==> flow/design.v <==
module alu (
  input [32-1:0] a, b, 
  input [6-1:0] s,
  output [32-1:0] y,
  output zero );
  assign y = s==6'b100000 ? a+b:
	  s==6'b100010 ? a-b:
	  s==6'b100100 ? a & b:
	  s==6'b100101 ? a | b:
	  s==6'b100110 ? a ^ b:
	  s==6'b100111 ? ~ (a | b):
	  b;
  assign zero = (y == 32'b0);
endmodule
module rfile (
 input clk,
 input [5-1:0] a1, a2, a3,
 output [32-1:0] rd1, rd2,
 input [32-1:0] wd3,
 input we3);
	reg [32-1:0] rf[0:32-1];
	assign rd1 = |a1 == 0 ? 0 : rf[a1];
	assign rd2 = |a2 == 0 ? 0 : rf[a2];
	always @(negedge clk) 
		if(we3) rf[a3] <= wd3;
endmodule
module mipse(
input clk, rst_n,
input [32-1:0] instr,
input [32-1:0] readdata,
output reg [32-1:0] pc,
output [32-1:0] aluout,
output [32-1:0] writedata,
output memwrite);
reg [32-1:0] pcplus4D ;
wire [32-1:0] pcplus4F ;
wire [32-1:0] pcbranchD ;
reg [32-1:0] instrD ;
wire stall;
wire btakenD;
assign pcplus4F = pc + 4;
always @(posedge clk or negedge rst_n)
begin 
   if(!rst_n) instrD <= 0;
   else if(!stall) instrD <= instr;
end
always @(posedge clk or negedge rst_n)
begin 
   if(!rst_n) pcplus4D <= 0;
   else if(!stall) pcplus4D <= pcplus4F;
end
always @(posedge clk or negedge rst_n)
begin 
   if(!rst_n) pc <= 0;
   else if(!stall & btakenD)
     pc <= pcbranchD;
   else if(!stall)
     pc <= pcplus4F;
end
wire [5-1:0] rsD, rdD, rtD, cadrW;
wire [6-1:0] opcodeD;
wire [5-1:0] shamtD;
wire [6-1:0] funcD;
wire sw_opD, addi_opD, lw_opD, alu_opD;
wire lui_opD, ori_opD, beq_opD, bne_opD, branchD;
wire grade_opD;
wire regwriteD, memtoregD;
wire [6-1:0] alucomD;
wire [16-1:0] immD;
reg [5-1:0] writeregW;
wire [32-1:0] rd1D, rd2D, rd1fD, rd2fD;
wire memwriteD;
wire slti_opD;
reg [5-1:0] rsE, rtE, rdE;
wire [32-1:0] signimmD;
reg [32-1:0] signimmE, rd1E, rd2E;
wire [32-1:0] resultW;
reg [6-1:0] alucomE;
reg regwriteE, memtoregE, alusrcE, regdstE;
reg memtoregM;
reg memwriteE;
reg regwriteW;
reg [5-1:0] writeregM;
reg regwriteM;
reg [32-1:0] aluoutM;
wire mult_opD;
reg mult_opE;
wire [32-1:0] multoutE;
reg grade_opE;
wire [2:0] gradeoutE;
reg slti_opE;
wire [5-1:0] writeregE;
wire lwstall, branchstall;
assign {opcodeD, rsD, rtD, rdD, shamtD, funcD} = instrD;
assign immD = instrD[16-1:0];
assign sw_opD = (opcodeD == 6'b101011);
assign lw_opD = (opcodeD == 6'b100011);
assign alu_opD = (opcodeD == 6'b000000) & (
		(funcD[5:3] == 3'b100)|(funcD == 6'b011000) );
assign mult_opD = (opcodeD == 6'b000000) & (funcD == 6'b011000);
assign addi_opD = (opcodeD == 6'b001000);
assign ori_opD = (opcodeD == 6'b001101);
assign lui_opD = (opcodeD == 6'b001111);
assign grade_opD = (opcodeD == 6'b101100);
assign slti_opD = (opcodeD == 6'b001010);
assign beq_opD = (opcodeD == 6'b000100);
assign bne_opD = (opcodeD == 6'b000101);
assign branchD = beq_opD | bne_opD;
assign memwriteD = sw_opD | grade_opD;
rfile rfile_1(.clk(clk), .rd1(rd1D), .a1(rsD), .rd2(rd2D), .a2(rtD),
    .wd3(resultW), .a3(writeregW), .we3(regwriteW));
assign alucomD = (addi_opD|lw_opD|sw_opD|grade_opD) ?
		6'b100000: ori_opD ? 6'b100101:
		(lui_opD) ? 6'b000001: (slti_opD) ? 6'b100010: funcD;
assign regwriteD = lw_opD | alu_opD | lui_opD | addi_opD | ori_opD | slti_opD ;
assign memtoregD = lw_opD ;
assign lwstall = ( (rsD == rtE) | (rtD == rtE) ) & memtoregE ;
assign branchstall = (branchD & regwriteE & (writeregE == rsD | writeregE == rtD)) |
				(branchD & memtoregM & (writeregM == rsD | writeregM == rtD)) ;
assign stall = lwstall | branchstall;
assign rd1fD = (rsD !=0) & (rsD == writeregM) & regwriteM  ? aluoutM: rd1D ;
assign rd2fD = (rtD !=0) & (rtD == writeregM) & regwriteM  ? aluoutM: rd2D ;
assign btakenD = beq_opD & (rd1fD == rd2fD) | bne_opD & (rd1fD != rd2fD);
assign signimmD = ori_opD ?  {16'b0,immD} :
				lui_opD ? {immD, 16'b0} :
				{{16{immD[15]}},immD} ;
assign pcbranchD = pcplus4D + {signimmD[29:0],2'b00};
always @(posedge clk) begin
  if(!stall) begin
	slti_opE <= slti_opD;
	grade_opE <= grade_opD;
	mult_opE <= mult_opD;
	rd1E <= rd1fD;
	rd2E <= rd2fD;
	signimmE <= signimmD;
	alucomE <= alucomD;
	alusrcE <= ~alu_opD;
	regdstE <= alu_opD;  end
end
always @(posedge clk or negedge rst_n) begin
	if(!rst_n) begin
		rsE <= 0;
		rtE <= 0;
		rdE <= 0;
		memtoregE <= 0;
		regwriteE <= 0;
		memwriteE <= 0; end
	else if(stall) begin
		rsE <= 0;
		rtE <= 0;
		rdE <= 0;
		memtoregE <= 0;
		regwriteE <= 0;
		memwriteE <= 0; end
	else begin
		rsE <= rsD;
		rtE <= rtD;
		rdE <= rdD;
		memtoregE <= memtoregD;
		regwriteE <= regwriteD;
		memwriteE <= memwriteD; end
end
wire [32-1:0] srcaE, writedataE, srcbE, aluoutE;
reg [32-1:0] writedataM;
reg memwriteM;
assign srcaE = regwriteM & rsE!=0 & writeregM == rsE  ? aluoutM :
				regwriteW & rsE!=0 & writeregW == rsE ? resultW : rd1E;
assign writedataE = regwriteM & rtE!=0 & writeregM == rtE ? aluoutM :
				regwriteW & rtE!=0 & writeregW == rtE ? resultW : rd2E;
assign srcbE = alusrcE ? signimmE : writedataE;
assign writeregE = regdstE ? rdE: rtE;
assign multoutE = srcaE * srcbE;
assign gradeoutE =
	(writedataE >= 85) ? 5:
	(writedataE < 85 && writedataE >= 60) ? 4:
	(writedataE < 60 && writedataE >= 40) ? 3:
	(writedataE < 40 && writedataE >= 10) ? 2:
	1;
alu alu_1(.a(srcaE), .b(srcbE), .s(alucomE), .y(aluoutE));
always @(posedge clk) begin
	if(slti_opE) aluoutM <= {31'b0,aluoutE[31]};
	else if(mult_opE) aluoutM <= multoutE;
	else aluoutM <= aluoutE;
		memtoregM <= memtoregE;
	if(grade_opE) writedataM <= {{(32-3){1'b0}}, gradeoutE};
	else writedataM <= writedataE;
		writeregM <= writeregE;
end
always @(posedge clk or negedge rst_n) begin
	if(!rst_n) begin
		regwriteM <= 0;
		memwriteM <= 0; end
	else begin
		regwriteM <= regwriteE;
		memwriteM <= memwriteE; end
end
reg [32-1:0] readdataW, aluoutW;
reg memtoregW;
assign aluout = aluoutM;
assign writedata = writedataM;
assign memwrite = memwriteM;
always @(posedge clk) begin
	readdataW <= readdata;
	aluoutW <= aluoutM;
	memtoregW <= memtoregM;
	writeregW <= writeregM;
end
always @(posedge clk or negedge rst_n) begin
	if(!rst_n) 
		regwriteW <= 0;
	else 
		regwriteW <= regwriteM;
end
assign resultW = memtoregW ? readdataW: aluoutW;
endmodule
# Reports on mipse
# Each step is given for the RTL above and for the edited RTL.
# "orig" refers to lines of the RTL above, "edited" to lines of the edited file.
# "delta" is "edited" less "orig", of the values as shown; "change_rel_pct" is that difference over "orig", in percent.
# Operators: Yosys type, input widths -> output width; for muxes data width and select width s.
# Library cell names are shortened.
# A cell with n/a has no value.
# inputs
top	mipse
clock	clk
cell_library	sky130hd
lib_corner	tt_025C_1v80

# The edit
# The edit as a unified diff against the file above.
# The edit is scripted: it alters the design's behaviour and was not made to optimise anything.
# begin of diff
@@ -23,5 +23,5 @@
 	assign rd2 = |a2 == 0 ? 0 : rf[a2];
 	always @(negedge clk) 
-		if(we3) rf[a3] <= wd3;
+		rf[a3] <= wd3;
 endmodule
 module mipse(
# end of diff

# Elaborated design
# Yosys after proc, flatten, opt, wreduce and memory -nomap, before mapping. Memory bits, and registers merged into a memory's read port (data or address), are not among the register bits. Print and check cells are not counted.
# Yosys's memory passes give these memory sizes; they may raise the number of words (mostly to a power of two), join words into wider ones and drop unused or constant bits.
# bits
item	orig	edited	delta	change_rel_pct
register_bits	364	364	0	0.00
latchBits	0	0	0	n/a
ramBits	1024	1024	0	0.00
romBits	0	0	0	n/a
clocked_rd_ports_x_width	0	0	0	n/a
mem_count	1	1	0	0.00
in_bits	66	66	0	0.00
out_inout_bits	97	97	0	0.00
word_cells	180	177	-3	-1.67
# memory_table
item	orig	edited
memory_list	rfile_1.rf 32x32 r2 w1	rfile_1.rf 32x32 r2 w1
# op_classes
item	orig	edited	delta	change_rel_pct
n_addsub	4	4	0	0.00
mul	1	1	0	0.00
n_div	0	0	0	n/a
cmp	7	7	0	0.00
eq_ne	32	32	0	0.00
shifts	0	0	0	n/a
muxes	40	37	-3	-7.50
bitwise	44	44	0	0.00
reduce_logical	16	16	0	0.00
# op_table
op	orig	edited	delta	change_rel_pct
$mux 32	20	19	-1	-5.00
$mux 1	5	4	-1	-20.00
$mux 5	5	4	-1	-20.00
# Operator kinds equal on both sides are left out: 39.

# Depth
# Longest topological path by Yosys (ltp), each cell counted once; first at word level (registers and memories cut), then after technology mapping (sequential cells cut; the memories' decode and read muxes count).
# depth
item	orig	edited	delta	change_rel_pct
depth_word	16	16	0	0.00
ABC_AREA	0	0	n/a	n/a
ltp_mapped	42	39	-3	-7.14
depth_no_buf	37	34	-3	-8.11

# Synthesis result
# The flow's flattened synthesis, as Yosys stat reports it; memories are mapped. The netlist is that of the ABC_AREA named above (0 if unset); the other value can give another one.
# types
type	orig	edited	delta	change_rel_pct
o21ai_0	270	147	-123	-45.56
a22oi_1	15	98	83	553.33
a22o_1	67	4	-63	-94.03
nand3_1	57	120	63	110.53
or2_2	10	71	61	610.00
inv_1	571	521	-50	-8.76
xor2_1	97	55	-42	-43.30
and4_1	3	37	34	1133.33
o22ai_1	12	39	27	225.00
o211ai_1	12	38	26	216.67
nor3_1	63	38	-25	-39.68
o221ai_1	3	27	24	800.00
nor2b_1	43	20	-23	-53.49
nor2_1	534	555	21	3.93
and3_1	34	53	19	55.88
a31oi_1	11	30	19	172.73
a21o_1	45	62	17	37.78
buf_1	55	39	-16	-29.09
# Cell types equal on both sides are left out: 16.
# Not every row of either side is listed.
# mapped
item	orig	edited	delta	change_rel_pct
mapped_cells	6290	6308	18	0.29
synth_area_um2	84613.7	84912.7	299.0	0.35
seqArea_um2	39693.1	39693.1	0.0	0.00
ffs	1388	1388	0	0.00
n_buf	391	388	-3	-0.77
# The figures by module come from a second, unflattened synthesis with its own total; it is not the netlist above.
# unflattened
item	orig	edited	delta	change_rel_pct
hier_cells	6924	6864	-60	-0.87
area_unflattened_um2	87373.8	87092.3	-281.5	-0.32
# Each row is one instance without its submodules.
# by_module_orig
module	n_inst	cells	mod_area_um2	mod_seq_area_um2
rfile	1	2291	47080.2	30749.5
mipse	1	3725	34142.7	8943.6
alu	1	908	6150.9	0.0
# by_module_edited
module	n_inst	cells	mod_area_um2	mod_seq_area_um2
rfile	1	2292	46986.3	30749.5
mipse	1	3664	33955.1	8943.6
alu	1	908	6150.9	0.0

# Layout results
# Both versions went through the flow (Yosys, OpenROAD) with the same settings in each pair. Constraints: input delay and output delay 20% of the set period each, output load 0.01 pF.
# settings_pair_1
period_ns	9.9
CAP_MARGIN	20
CORE_MARGIN	2
CORE_UTILIZATION	40
SLEW_MARGIN	20
# measured_pair_1
item	orig	edited	delta	change_rel_pct
post_synth_area_um2	84613.7	84912.7	299.0	0.35
total_die_area_um2	215231.0	215983.0	752.0	0.35
layout_utilization_pct	47.9	47.9	0.0	n/a
timing.setup.ws_ns	0.334	0.229	-0.105	n/a
setup_tns_ns	0.000	0.000	0.000	n/a
worst_hold_slack_ns	0.355	0.383	0.028	n/a
achieved_period_ns	9.566	n/a	n/a	n/a
# settings_pair_2
CORE_UTILIZATION	27
CTS_CLUSTER_DIAMETER	367
CTS_CLUSTER_SIZE	70
MIN_ROUTING_LAYER	met1
PLACE_DENSITY_LB_ADDON	0.09
SETUP_SLACK_MARGIN	0.97
SLEW_MARGIN	25
period_ns	10.1
CAP_MARGIN	20
CORE_MARGIN	2
# measured_pair_2
item	orig	edited	delta	change_rel_pct
post_synth_area_um2	84613.7	84912.7	299.0	0.35
total_die_area_um2	317876.0	318993.0	1117.0	0.35
layout_utilization_pct	32.3	32.5	0.2	n/a
timing.setup.ws_ns	0.805	0.662	-0.143	n/a
setup_tns_ns	0.000	0.000	0.000	n/a
worst_hold_slack_ns	0.385	0.397	0.012	n/a
achieved_period_ns	9.295	n/a	n/a	n/a
# "achieved_period_ns" means the clock period less the worst setup slack. The figure is calculated, with input and output delays left at 20% of the set period.
